==> flow/design.v <==
module gift_shop_part1(
    input clk, 
    input rst,
    input [31:0] data_in,   
    input valid_in,         
    output ready,       
    output reg finished,
    output reg [63:0] result
);
    localparam LENGTH = 34; 
    localparam HEX_LENGTH = 40;
    reg [1:0] word_cnt;
    reg [79:0] range_buffer;
    reg range_ready;
    wire [HEX_LENGTH-1:0] range_start_in;
    wire [HEX_LENGTH-1:0] range_end_in;
    assign range_start_in = range_buffer[79:40];
    assign range_end_in = range_buffer[39:0];
    assign ready = !rst;  
    reg stage1_valid;
    reg [HEX_LENGTH-1:0] stage1_range_start;
    reg [HEX_LENGTH-1:0] stage1_range_end;
    reg [31:0] stage1_start_len;
    reg [31:0] stage1_end_len;
    reg stage2_valid;
    reg [HEX_LENGTH-1:0] stage2_range_start;
    reg [HEX_LENGTH-1:0] stage2_range_end;
    reg [31:0] stage2_start_len;
    reg stage3_valid;
    reg [39:0] stage3_high_nibbles_start, stage3_high_nibbles_end;
    reg [39:0] stage3_low_nibbles_start,  stage3_low_nibbles_end;
    reg [31:0] stage3_half_len;
    reg stage4_valid;
    reg [31:0] stage4_half_len;
    reg [319:0] stage4_t_fstart, stage4_t_fend;
    reg [319:0] stage4_t_sstart, stage4_t_send;
    reg stage5_valid;
    reg [31:0] stage5_half_len;
    reg [159:0] stage5_L1_fstart, stage5_L1_fend;
    reg [159:0] stage5_L1_sstart, stage5_L1_send;
    reg stage6_valid;
    reg [31:0] stage6_half_len;
    reg [31:0] stage6_f_start, stage6_f_end;
    reg [31:0] stage6_s_start, stage6_s_end;
    reg stage7_valid;
    reg stage7_range_valid;
    reg [31:0] stage7_half_start;
    reg [31:0] stage7_half_end;
    reg [31:0] stage7_half_len;
    wire [31:0] stage2_half_len_wire;
    reg stage8_valid;
    reg stage8_range_valid;
    reg [31:0] stage8_mul_const;
    reg [31:0] stage8_sum_const;
    reg [31:0] stage8_addition;
    reg [31:0] stage8_half_len;
    wire [31:0] stage7_sub_const;
    reg stage10_valid, stage10_range_valid;
    reg [63:0] stage10_prod_mid;    
    reg [31:0] stage10_addition_q; 
    reg [31:0] stage10_half_len_q;
    reg stage9_valid, stage9_range_valid;
    reg [63:0] stage9_prod_partial;
    reg [31:0] stage9_addition_q;
    reg [31:0] stage9_half_len_q;
    reg [63:0] stage12_factor;
    reg  stage11_valid;
    reg stage11_range_valid;
    reg [63:0] stage11_immediate_sum;
    reg [31:0] stage11_half_len;
    reg stage12_valid, stage12_range_valid;
    reg [63:0] stage12_immediate_sum;
    reg stage13_valid, stage13_range_valid;
    reg [63:0] stage13_prod_partial;
    reg stage14_valid;
    reg stage14_range_valid;
    reg [63:0] stage14_result;
    reg [63:0] sum;
    reg [31:0] ranges_completed;
    function [31:0] length;
        input [HEX_LENGTH-1:0] number;
        begin
            if(number[39:36] != 0) length = 32'd10;
            else if(number[35:32] != 0) length = 32'd9;
            else if(number[31:28] != 0) length = 32'd8;
            else if(number[27:24] != 0) length = 32'd7;
            else if(number[23:20] != 0) length = 32'd6;
            else if(number[19:16] != 0) length = 32'd5;
            else if(number[15:12] != 0) length = 32'd4;
            else if(number[11:8] != 0) length = 32'd3;
            else if(number[7:4] != 0) length = 32'd2;
            else length = 32'd1;
        end
    endfunction
    function [319:0] extract_decimal_stage1; 
        input [39:0] bcd;
        input [31:0] num_digits;
        reg [31:0] t0, t1, t2, t3, t4, t5, t6, t7, t8, t9;
        begin
            t0 = (num_digits >= 1) ? bcd[3:0] : 32'd0;
            t1 = (num_digits >= 2) ? bcd[7:4] * 10 : 32'd0;
            t2 = (num_digits >= 3) ? bcd[11:8] * 100 : 32'd0;
            t3 = (num_digits >= 4) ? bcd[15:12] * 1000 : 32'd0;
            t4 = (num_digits >= 5) ? bcd[19:16] * 10000 : 32'd0;
            t5 = (num_digits >= 6) ? bcd[23:20] * 100000 : 32'd0;
            t6 = (num_digits >= 7) ? bcd[27:24] * 1000000 : 32'd0;
            t7 = (num_digits >= 8) ? bcd[31:28] * 10000000 : 32'd0;
            t8 = (num_digits >= 9) ? bcd[35:32] * 100000000 : 32'd0;
            t9 = (num_digits >= 10) ? bcd[39:36] * 1000000000 : 32'd0;
            extract_decimal_stage1 = {t9, t8, t7, t6, t5, t4, t3, t2, t1, t0};
        end
    endfunction
    function [159:0] extract_decimal_stage2; 
        input [319:0] stage1_output;  
        reg [31:0] t0, t1, t2, t3, t4, t5, t6, t7, t8, t9;
        reg [31:0] sum_L1_0, sum_L1_1, sum_L1_2, sum_L1_3, sum_L1_4;
        begin
            t0 = stage1_output[31:0];
            t1 = stage1_output[63:32];
            t2 = stage1_output[95:64];
            t3 = stage1_output[127:96];
            t4 = stage1_output[159:128];
            t5 = stage1_output[191:160];
            t6 = stage1_output[223:192];
            t7 = stage1_output[255:224];
            t8 = stage1_output[287:256];
            t9 = stage1_output[319:288];
            sum_L1_0 = t0 + t1;
            sum_L1_1 = t2 + t3;
            sum_L1_2 = t4 + t5;
            sum_L1_3 = t6 + t7;
            sum_L1_4 = t8 + t9;
            extract_decimal_stage2 = {sum_L1_4, sum_L1_3, sum_L1_2, sum_L1_1, sum_L1_0};
        end
    endfunction
    function [31:0] extract_decimal_stage3;
        input [159:0] stage2_output; 
        reg [31:0] sum_L1_0, sum_L1_1, sum_L1_2, sum_L1_3, sum_L1_4;
        reg [31:0] sum_L2_0, sum_L2_1, sum_L2_2;
        begin
            sum_L1_0 = stage2_output[31:0];
            sum_L1_1 = stage2_output[63:32];
            sum_L1_2 = stage2_output[95:64];
            sum_L1_3 = stage2_output[127:96];
            sum_L1_4 = stage2_output[159:128];
            sum_L2_0 = sum_L1_0 + sum_L1_1;
            sum_L2_1 = sum_L1_2 + sum_L1_3;
            sum_L2_2 = sum_L1_4;
            extract_decimal_stage3 = sum_L2_0 + sum_L2_1 + sum_L2_2;
        end
    endfunction
    function [63:0] power_ten;
        input [31:0] exp;
        begin
            case(exp)
                0: power_ten = 64'd1;
                1: power_ten = 64'd10;
                2: power_ten = 64'd100;
                3: power_ten = 64'd1000;
                4: power_ten = 64'd10000;
                5: power_ten = 64'd100000;
                default: power_ten = 64'd1;
            endcase
        end
    endfunction
    localparam CHUNK1 = 2'd0;
    localparam CHUNK2 = 2'd1;
    localparam CHUNK3 = 2'd2;
    always @(posedge clk) begin
        if (rst) begin
            word_cnt <= 0;
            range_ready <= 0;
        end else begin
            range_ready <= 0;
            if (valid_in && ready) begin
                case(word_cnt)
                    CHUNK1: begin
                        range_buffer[31:0] <= data_in;
                        word_cnt <= 2'd1;
                    end
                    CHUNK2: begin
                        range_buffer[63:32] <= data_in;
                        word_cnt <= 2'd2;
                    end
                    CHUNK3: begin
                        range_buffer[79:64] <= data_in[15:0];
                        range_ready <= 1;
                        word_cnt <= 2'd0;
                    end
                endcase
            end
        end
    end
    always @(posedge clk) begin
        if (rst) begin
            stage1_valid <= 0;
        end else begin
            if (range_ready) begin
                stage1_valid <= 1;
                stage1_range_start <= range_start_in;
                stage1_range_end <= range_end_in;
                stage1_start_len <= length(range_start_in);
                stage1_end_len <= length(range_end_in);
            end else begin
                stage1_valid <= 0;
            end
        end
    end
    always @(posedge clk) begin
        if (rst) begin
            stage2_valid <= 0;
        end else begin
            if (stage1_valid) begin
                if (stage1_start_len[0] == 1'b1 && stage1_end_len[0] == 1'b1 && 
                    stage1_start_len >= stage1_end_len) begin
                    stage2_range_start <= 40'h0000000002;
                    stage2_range_end <= 40'h0000000001;
                    stage2_start_len <= 32'd2;
                    stage2_valid <= 1;
                end else begin
                    if (stage1_start_len[0] == 1'b1) begin
                        stage2_range_start <= 40'h1 << (stage1_start_len << 2);
                        stage2_start_len <= stage1_start_len + 1;
                    end else begin
                        stage2_range_start <= stage1_range_start;
                        stage2_start_len <= stage1_start_len;
                    end
                    if (stage1_end_len[0] == 1'b1) begin 
                        stage2_range_end <= 40'h9999999999;
                    end else begin
                        stage2_range_end <= stage1_range_end;
                    end
                    stage2_valid <= 1;
                end
            end else begin
                stage2_valid <= 0;
            end
        end
    end
    assign stage2_half_len_wire = stage2_start_len >> 1;
    always @(posedge clk) begin
        if (rst) begin
            stage3_valid <= 0;
        end else begin
            stage3_valid <= stage2_valid;
            if (stage2_valid) begin
                stage3_half_len <= stage2_half_len_wire;
                stage3_high_nibbles_start <= stage2_range_start >> (stage2_half_len_wire << 2);
                stage3_high_nibbles_end <= stage2_range_end >> (stage2_half_len_wire << 2);
                stage3_low_nibbles_start <= stage2_range_start;
                stage3_low_nibbles_end <= stage2_range_end;
            end
        end
    end
    always @(posedge clk) begin
        if (rst) begin
            stage4_valid <= 0;
        end else begin
            stage4_valid <= stage3_valid;
            if (stage3_valid) begin
                stage4_half_len <= stage3_half_len;
                stage4_t_fstart <= extract_decimal_stage1(stage3_high_nibbles_start, stage3_half_len);
                stage4_t_fend <= extract_decimal_stage1(stage3_high_nibbles_end, stage3_half_len);
                stage4_t_sstart <= extract_decimal_stage1(stage3_low_nibbles_start, stage3_half_len);
                stage4_t_send <= extract_decimal_stage1(stage3_low_nibbles_end, stage3_half_len);
            end
        end
    end
    always @(posedge clk) begin
        if (rst) begin
            stage5_valid <= 0;
        end else begin
            stage5_valid <= stage4_valid;
            if (stage4_valid) begin
                stage5_half_len <= stage4_half_len;
                stage5_L1_fstart <= extract_decimal_stage2(stage4_t_fstart);
                stage5_L1_fend <= extract_decimal_stage2(stage4_t_fend);
                stage5_L1_sstart <= extract_decimal_stage2(stage4_t_sstart);
                stage5_L1_send <= extract_decimal_stage2(stage4_t_send);
            end
        end
    end
    always @(posedge clk) begin
        if (rst) begin
            stage6_valid <= 0;
        end else begin
            stage6_valid <= stage5_valid;
            if (stage5_valid) begin
                stage6_half_len <= stage5_half_len;
                stage6_f_start <= extract_decimal_stage3(stage5_L1_fstart);
                stage6_f_end <= extract_decimal_stage3(stage5_L1_fend);
                stage6_s_start <= extract_decimal_stage3(stage5_L1_sstart);
                stage6_s_end <= extract_decimal_stage3(stage5_L1_send);
            end
        end
    end
    always @(posedge clk) begin
        if (rst) begin
            stage7_valid <= 0;
            stage7_range_valid <= 0;
        end else begin
            stage7_valid <= stage6_valid;
            stage7_range_valid <= stage6_valid;
            if (stage6_valid) begin
                stage7_half_len <= stage6_half_len;
                stage7_half_start <= (stage6_s_start > stage6_f_start) ? (stage6_f_start + 1) : stage6_f_start;
                stage7_half_end <= (stage6_s_end < stage6_f_end) ? (stage6_f_end - 1) : stage6_f_end;
            end
        end
    end 
    assign stage7_sub_const = stage7_half_end - stage7_half_start;
    always @(posedge clk) begin
        if (rst) begin
            stage8_valid <= 0;
            stage8_range_valid <= 0;
        end else begin
            stage8_range_valid <= stage7_range_valid;
            if (stage7_valid && (stage7_half_end >= stage7_half_start)) begin
                stage8_sum_const <= stage7_half_start + stage7_half_end;
                stage8_half_len <= stage7_half_len;
                if (stage7_sub_const[0]) begin
                    stage8_addition <= 0;
                    stage8_mul_const <= (stage7_sub_const >> 1) + 1;
                end else begin
                    stage8_addition <= (stage7_half_start + stage7_half_end) >> 1;
                    stage8_mul_const <= stage7_sub_const >> 1;
                end
                stage8_valid <= 1;
            end else begin
                stage8_valid <= 0;
            end
        end
    end
    always @(posedge clk) begin
        if (rst) begin
            stage9_valid <= 0;
            stage9_range_valid <= 0;
        end else begin
            stage9_valid <= stage8_valid;
            stage9_range_valid <= stage8_range_valid;
            if (stage8_valid) begin
                stage9_prod_partial <= stage8_mul_const * stage8_sum_const;
                stage9_addition_q <= stage8_addition;
                stage9_half_len_q <= stage8_half_len;
            end
        end
    end
    always @(posedge clk) begin
        if (rst) begin
            stage10_valid <= 0;
            stage10_range_valid <= 0;
        end else begin
            stage10_valid <= stage9_valid;
            stage10_range_valid <= stage9_range_valid;
            if (stage9_valid) begin
                stage10_prod_mid <= stage9_prod_partial;
                stage10_addition_q <= stage9_addition_q;
                stage10_half_len_q <= stage9_half_len_q;
            end
        end
    end
    always @(posedge clk) begin
        if (rst) begin
            stage11_valid <= 0;
            stage11_range_valid <= 0;
        end else begin
            stage11_valid <= stage10_valid;
            stage11_range_valid <= stage10_range_valid;
            if (stage10_valid) begin
                stage11_immediate_sum <= stage10_prod_mid + stage10_addition_q;
                stage11_half_len <= stage10_half_len_q;
            end
        end
    end
    always @(posedge clk) begin
        if(rst) begin
            stage12_valid <= 0;
            stage12_range_valid <= 0;
        end else begin
            stage12_valid <= stage11_valid;
            stage12_range_valid <= stage11_range_valid;
            stage12_immediate_sum <= stage11_immediate_sum;
            stage12_factor <= power_ten(stage11_half_len) + 1;
        end
    end
    always @(posedge clk) begin
        if (rst) begin
            stage13_valid <= 0;
            stage13_range_valid <= 0;
        end else begin
            stage13_valid <= stage12_valid;
            stage13_range_valid <= stage12_range_valid;
            if (stage12_valid) begin
                stage13_prod_partial <= stage12_immediate_sum * stage12_factor;
            end
        end
    end
    always @(posedge clk) begin
        if (rst) begin
            stage14_valid <= 0;
            stage14_range_valid <= 0;
        end else begin
            stage14_valid <= stage13_valid;
            stage14_range_valid <= stage13_range_valid;
            if (stage13_valid) begin
                stage14_result <= stage13_prod_partial;
            end
        end
    end
    always @(posedge clk) begin
        if (rst) begin
            sum <= 0;
            finished <= 0;
            result <= 0;
            ranges_completed <= 0;
        end else begin
            if (stage14_valid) begin
                sum <= sum + stage14_result;
            end
            if (stage14_range_valid) begin
                ranges_completed <= ranges_completed + 1;
            end
            if (ranges_completed == LENGTH - 1 && stage14_range_valid && !finished) begin
                finished <= 1;
                result <= sum + (stage14_valid ? stage14_result : 64'd0);
            end
        end
    end
endmodule
Tool chain data of gift_shop_part1 --
Tool output for the design above, in the order of the flow. Lines are those of the file above, counted from 1. Operators: Yosys type, input widths -> output width; for muxes data width and select width s. Cell names lack the library's common part. The mark -- stands for no value.
Set-up: top module gift_shop_part1, clock port clk, library sky130hd, library corner tt_025C_1v80

Word level --
Counts by Yosys on the flattened word-level netlist (proc, flatten, opt, wreduce; memories kept). Register bits leave out memories and registers merged into their read ports (data or address). Print and check cells are left out. Cells with the same type and inputs are merged into one.
Operators by class: bitwise operators 2, $lt $le $gt $ge 14, shift operators 3, mux-type cells 30, reductions and logical operators 51, add/subtract/negate cells 47, $mul 38, eq/ne operators 8
Operators by type and width (number):
- $mul 64x64->64 | 1
- $mul 32x32->64 | 1
- $add 32x32->32 | 33
- $mul 4x19->23 const B | 4
- $mul 4x21->23 const B | 4
- $mul 4x17->21 const B | 4
- $mul 4x14->18 const B | 4
- $mul 4x12->16 const B | 4
- $mul 4x10->14 const B | 4
- $mul 4x7->11 const B | 4
- $mul 4x5->9 const B | 4
- $add 4x32->32 | 4
- $add 64x64->64 | 2
- $mux 64 | 2
- $ge 31x3->1 const B | 4
- $add 32x1->32 const B | 3
- $mux 32 | 3
- $ge 31x4->1 const B | 3
- $pmux 17 s5 | 1
- $mul 4x3->7 const B | 4
- $shr 40x32->40 | 2
- $mux 40 | 2
- $reduce_bool 4->1 | 18
- $ge 32x32->1 | 2
- $add 64x1->64 const B | 1
- $add 64x31->64 | 1
- $ge 31x2->1 const B | 2
- $eq 31x2->1 const B | 2
Other operator kinds: 27; their cells: 70.
Word-level totals: register bits 3384, input bits 35, word-level cells 311, output and inout bits 66

Longest topological paths --
Longest topological path by Yosys (ltp), each cell counted once; first at word level (registers and memories cut), then after technology mapping (sequential cells cut; the memories' decode and read muxes count).
Depth: word-level depth 9, ABC_AREA 0, depth in mapped cells 33, depth with buffers taken out 30

After synthesis --
The flow's flattened synthesis, as Yosys stat reports it; memories are mapped. The netlist is that of the ABC_AREA named above (0 if unset); the other value can give another one.
Synthesis totals: sequential area 66994.3 µm², flip-flops 2293, chip area (Yosys) 194348.9 µm², buffers 589, standard cells after synthesis 18121
Cells by type:
- edfxtp_1 | number 2107, area in all 6.33E+04 µm²
- fa_1 | number 1870, area in all 3.74E+04 µm²
- ha_1 | number 2170, area in all 2.72E+04 µm²
- inv_1 | number 2571, area in all 9.65E+03 µm²
- and2_1 | number 1253, area in all 7.84E+03 µm²
- xnor2_1 | number 757, area in all 6.63E+03 µm²
- nand2_1 | number 1487, area in all 5.58E+03 µm²
- a21oi_1 | number 808, area in all 4.04E+03 µm²
- dfxtp_1 | number 186, area in all 3.72E+03 µm²
- nor2_1 | number 981, area in all 3.68E+03 µm²
- a21o_1 | number 364, area in all 2.73E+03 µm²
- xor2_1 | number 304, area in all 2.66E+03 µm²
- o21ai_0 | number 443, area in all 2.22E+03 µm²
- clkbuf_1 | number 555, area in all 2.08E+03 µm²
- nor2b_1 | number 295, area in all 1845.52 µm²
- mux2i_1 | number 115, area in all 1.15E+03 µm²
- o21bai_1 | number 146, area in all 1.1E+03 µm²
- nand3_1 | number 202, area in all 1010.97 µm²
Other cell types: 80; their cells: 1507.

Path before layout --
Path of least setup slack by OpenSTA after synthesis, without wires, with an ideal clock, recovery checks aside; 20% of the period is set as input and as output delay. Where synthesis merged equal registers, the netlist keeps one of their names.
Timing post-synthesis: kind in2reg, from in rst, to reg stage4_half_len[0], time at the first pin 2000 ps, setup time 1584 ps, data arrival time 27092 ps, stages 3, buffers on the path 2, data required time 8416 ps, setup slack -18676 ps, delay of the path 26676 ps, external input delay 2000 ps, period 10000 ps, synthesis period reached 28676 ps
"delay of the path" = arrival - input delay + setup time. "stages": output pins that drive a net of the path, with the launching flip-flop's if there is one; two outputs of one cell count as two. "synthesis period reached" = period - worst setup slack (recovery checks aside). The figure is calculated, with input and output delays left at 20% of the set period. The rows between start and end are the longest chain of elaborated cells between them; the timing report does not say that the signal goes this way. Where chains are equally long, one stands for them. Each line given opens the expression or statement behind the cell; cells for indexed reads and writes are added by Yosys, which also makes memories of some case tables.
Between the ends, post-synthesis: cell sequence clkbuf_1 clkbuf_1 nor2b_1, length of the longest elaborated chain 2, elaborated cells on any way between the ends 2, source lines of those cells 0, those cells by class logic (1); reduce/logical (1)
RTL lines, path post-synthesis:
- start: declaration | line 3 | input rst,
- $not 1->1
- $reduce_and 2->1
- end: assignment | line 261 | stage4_half_len <= stage3_half_len;

Path in the finished layout --
From the final timing report of flow run 1: the path of least setup slack in the routed layout; clock arrival at registers is part of the times. The path's times are printed in steps of 10 ps; the period is the one set.
Timing after layout: kind reg2reg, from reg stage12_immediate_sum[13], to reg stage13_prod_partial[63], buffers on the path 1, period 9540 ps, setup slack 0 ps, data required time 10120 ps, setup time 270 ps, data arrival time 10120 ps, time at the first pin 910 ps, stages 31
The rows between start and end are the longest chain of elaborated cells between them; the timing report does not say that the signal goes this way. Where chains are equally long, one stands for them.
Between the ends, after layout: cell sequence edfxtp_1 nand2_1 fa_1 inv_1 fa_1 fa_1 fa_1 inv_1 fa_1 fa_1 inv_1 ha_1 ha_1 fa_1 inv_1 fa_1 inv_1 ha_1 a21o_1 a21oi_1 o21ai_0 a2111oi_0 a211oi_1 buf_4 a21oi_1 o21bai_1 a221o_1 a211oi_1 o31ai_1 a21oi_1 xnor2_1, length of the longest elaborated chain 1, elaborated cells on any way between the ends 1, source lines of those cells 1, those cells by class mul (1)
RTL lines, path after layout:
- start: declaration | line 72 | reg [63:0] stage12_immediate_sum;
- start: assignment | line 382 | stage12_immediate_sum <= stage11_immediate_sum;
- $mul 64x64->64 | line 394 | stage13_prod_partial <= stage12_immediate_sum * stage12_factor;
- end: assignment | line 394
- end: declaration | line 74 | reg [63:0] stage13_prod_partial;

Flow measurements of gift_shop_part1 on sky130hd: 4 stored runs with different settings, listed in no order. Input and output delays are each 20% of the period that was set; the output load is 0.01 pF.
"clock period achieved" means the clock period less the worst setup slack. The figure is calculated, with input and output delays left at 20% of the set period.
"time on the worst setup path": the worst setup path's part of the clock period (all of it between registers, 20% less for each end at a port) less its slack. A launch clock that arrives late makes it longer, a capture clock that arrives late makes it shorter.
"time on the worst setup path" is given in steps of 10 ps.

[flow run 1] flow files
==> flow/run.sh <==
#!/bin/bash
# the make line also repeats the synthesis and layout settings of config.mk as NAME=value (left out here)
make -C /OpenROAD-flow-scripts/flow DESIGN_CONFIG=/design/flow/config.mk WORK_HOME=/design/flow/orfs CLKGATE_MAP_FILE= finish
==> flow/config.mk <==
export PLATFORM = sky130hd
export DESIGN_NAME = gift_shop_part1
export DESIGN_NICKNAME = gift_shop_part1
export VERILOG_FILES = /design/flow/design.v
export SDC_FILE = /design/flow/constraint.sdc
export NUM_CORES = 4
export LEC_CHECK = 0
export CAP_MARGIN = 20
export CORE_MARGIN = 2
export CORE_UTILIZATION = 40
export PLACE_DENSITY = 0.6
export SETUP_SLACK_MARGIN = -0.74
export SLEW_MARGIN = 20
==> flow/constraint.sdc <==
create_clock -name core_clock -period 9.54 [get_ports {clk}]
set_input_delay 1.9080 -clock core_clock [delete_from_list [all_inputs] [get_ports {clk}]]
set_output_delay 1.9080 -clock core_clock [all_outputs]
set_load 0.01 [all_outputs]

[flow run 1] result: clock period achieved 9538 ps; time on the worst setup path 9540 ps; type of the worst setup path reg2reg; worst hold slack after layout 350 ps; final setup TNS 0 ps; cell area after synthesis 194348.9 µm²; setup slack of the worst path 2 ps; final utilization 43.7%; area of the die 491464.0 µm²

[flow run 2] flow files
==> flow/run.sh <==
#!/bin/bash
# the make line also repeats the synthesis and layout settings of config.mk as NAME=value (left out here)
make -C /OpenROAD-flow-scripts/flow DESIGN_CONFIG=/design/flow/config.mk WORK_HOME=/design/flow/orfs CLKGATE_MAP_FILE= finish
==> flow/config.mk <==
export PLATFORM = sky130hd
export DESIGN_NAME = gift_shop_part1
export DESIGN_NICKNAME = gift_shop_part1
export VERILOG_FILES = /design/flow/design.v
export SDC_FILE = /design/flow/constraint.sdc
export NUM_CORES = 4
export LEC_CHECK = 0
export ABC_AREA = 0
export CAP_MARGIN = 20
export CELL_PAD_IN_SITES_GLOBAL_PLACEMENT = 3
export CORE_MARGIN = 2
export CORE_UTILIZATION = 46
export CTS_CLUSTER_DIAMETER = 181
export CTS_CLUSTER_SIZE = 32
export GPL_ROUTABILITY_DRIVEN = 0
export HOLD_SLACK_MARGIN = 0.27
export MAX_ROUTING_LAYER = met4
export MIN_ROUTING_LAYER = met2
export PLACE_DENSITY_LB_ADDON = 0.04
export SLEW_MARGIN = 35
==> flow/constraint.sdc <==
create_clock -name core_clock -period 16.5 [get_ports {clk}]
set_input_delay 3.3000 -clock core_clock [delete_from_list [all_inputs] [get_ports {clk}]]
set_output_delay 3.3000 -clock core_clock [all_outputs]
set_load 0.01 [all_outputs]

[flow run 2] result: clock period achieved 10108 ps; time on the worst setup path 10110 ps; type of the worst setup path reg2reg; worst hold slack after layout 394 ps; final setup TNS 0 ps; cell area after synthesis 194348.9 µm²; setup slack of the worst path 6392 ps; final utilization 48.8%; area of the die 427716.0 µm²

[flow run 3] flow files
==> flow/run.sh <==
#!/bin/bash
# the make line also repeats the synthesis and layout settings of config.mk as NAME=value (left out here)
make -C /OpenROAD-flow-scripts/flow DESIGN_CONFIG=/design/flow/config.mk WORK_HOME=/design/flow/orfs CLKGATE_MAP_FILE= finish
==> flow/config.mk <==
export PLATFORM = sky130hd
export DESIGN_NAME = gift_shop_part1
export DESIGN_NICKNAME = gift_shop_part1
export VERILOG_FILES = /design/flow/design.v
export SDC_FILE = /design/flow/constraint.sdc
export NUM_CORES = 4
export LEC_CHECK = 0
export CAP_MARGIN = 20
export CELL_PAD_IN_SITES_GLOBAL_PLACEMENT = 1
export CORE_MARGIN = 2
export CORE_UTILIZATION = 28
export CTS_CLUSTER_DIAMETER = 69
export CTS_CLUSTER_SIZE = 81
export GPL_ROUTABILITY_DRIVEN = 1
export HOLD_SLACK_MARGIN = 0.18
export PLACE_DENSITY_LB_ADDON = 0.09
export SLEW_MARGIN = 20
export TNS_END_PERCENT = 25
==> flow/constraint.sdc <==
create_clock -name core_clock -period 5.42 [get_ports {clk}]
set_input_delay 1.0840 -clock core_clock [delete_from_list [all_inputs] [get_ports {clk}]]
set_output_delay 1.0840 -clock core_clock [all_outputs]
set_load 0.01 [all_outputs]

[flow run 3] result: clock period achieved 8512 ps; time on the worst setup path 8510 ps; type of the worst setup path reg2reg; worst hold slack after layout 386 ps; final setup TNS -215217 ps; cell area after synthesis 194348.9 µm²; setup slack of the worst path -3092 ps; final utilization 32.8%; area of the die 700787.0 µm²

[flow run 4] flow files
==> flow/run.sh <==
#!/bin/bash
# the make line also repeats the synthesis and layout settings of config.mk as NAME=value (left out here)
make -C /OpenROAD-flow-scripts/flow DESIGN_CONFIG=/design/flow/config.mk WORK_HOME=/design/flow/orfs CLKGATE_MAP_FILE= finish
==> flow/config.mk <==
export PLATFORM = sky130hd
export DESIGN_NAME = gift_shop_part1
export DESIGN_NICKNAME = gift_shop_part1
export VERILOG_FILES = /design/flow/design.v
export SDC_FILE = /design/flow/constraint.sdc
export NUM_CORES = 4
export LEC_CHECK = 0
export CAP_MARGIN = 20
export CORE_MARGIN = 8
export CORE_UTILIZATION = 51
export CTS_CLUSTER_DIAMETER = 377
export GPL_TIMING_DRIVEN = 1
export SLEW_MARGIN = 20
==> flow/constraint.sdc <==
create_clock -name core_clock -period 9.56 [get_ports {clk}]
set_input_delay 1.9120 -clock core_clock [delete_from_list [all_inputs] [get_ports {clk}]]
set_output_delay 1.9120 -clock core_clock [all_outputs]
set_load 0.01 [all_outputs]

[flow run 4] result: clock period achieved 9215 ps; time on the worst setup path 9210 ps; type of the worst setup path reg2reg; worst hold slack after layout 400 ps; final setup TNS 0 ps; cell area after synthesis 194348.9 µm²; setup slack of the worst path 345 ps; final utilization 55.5%; area of the die 401088.0 µm²
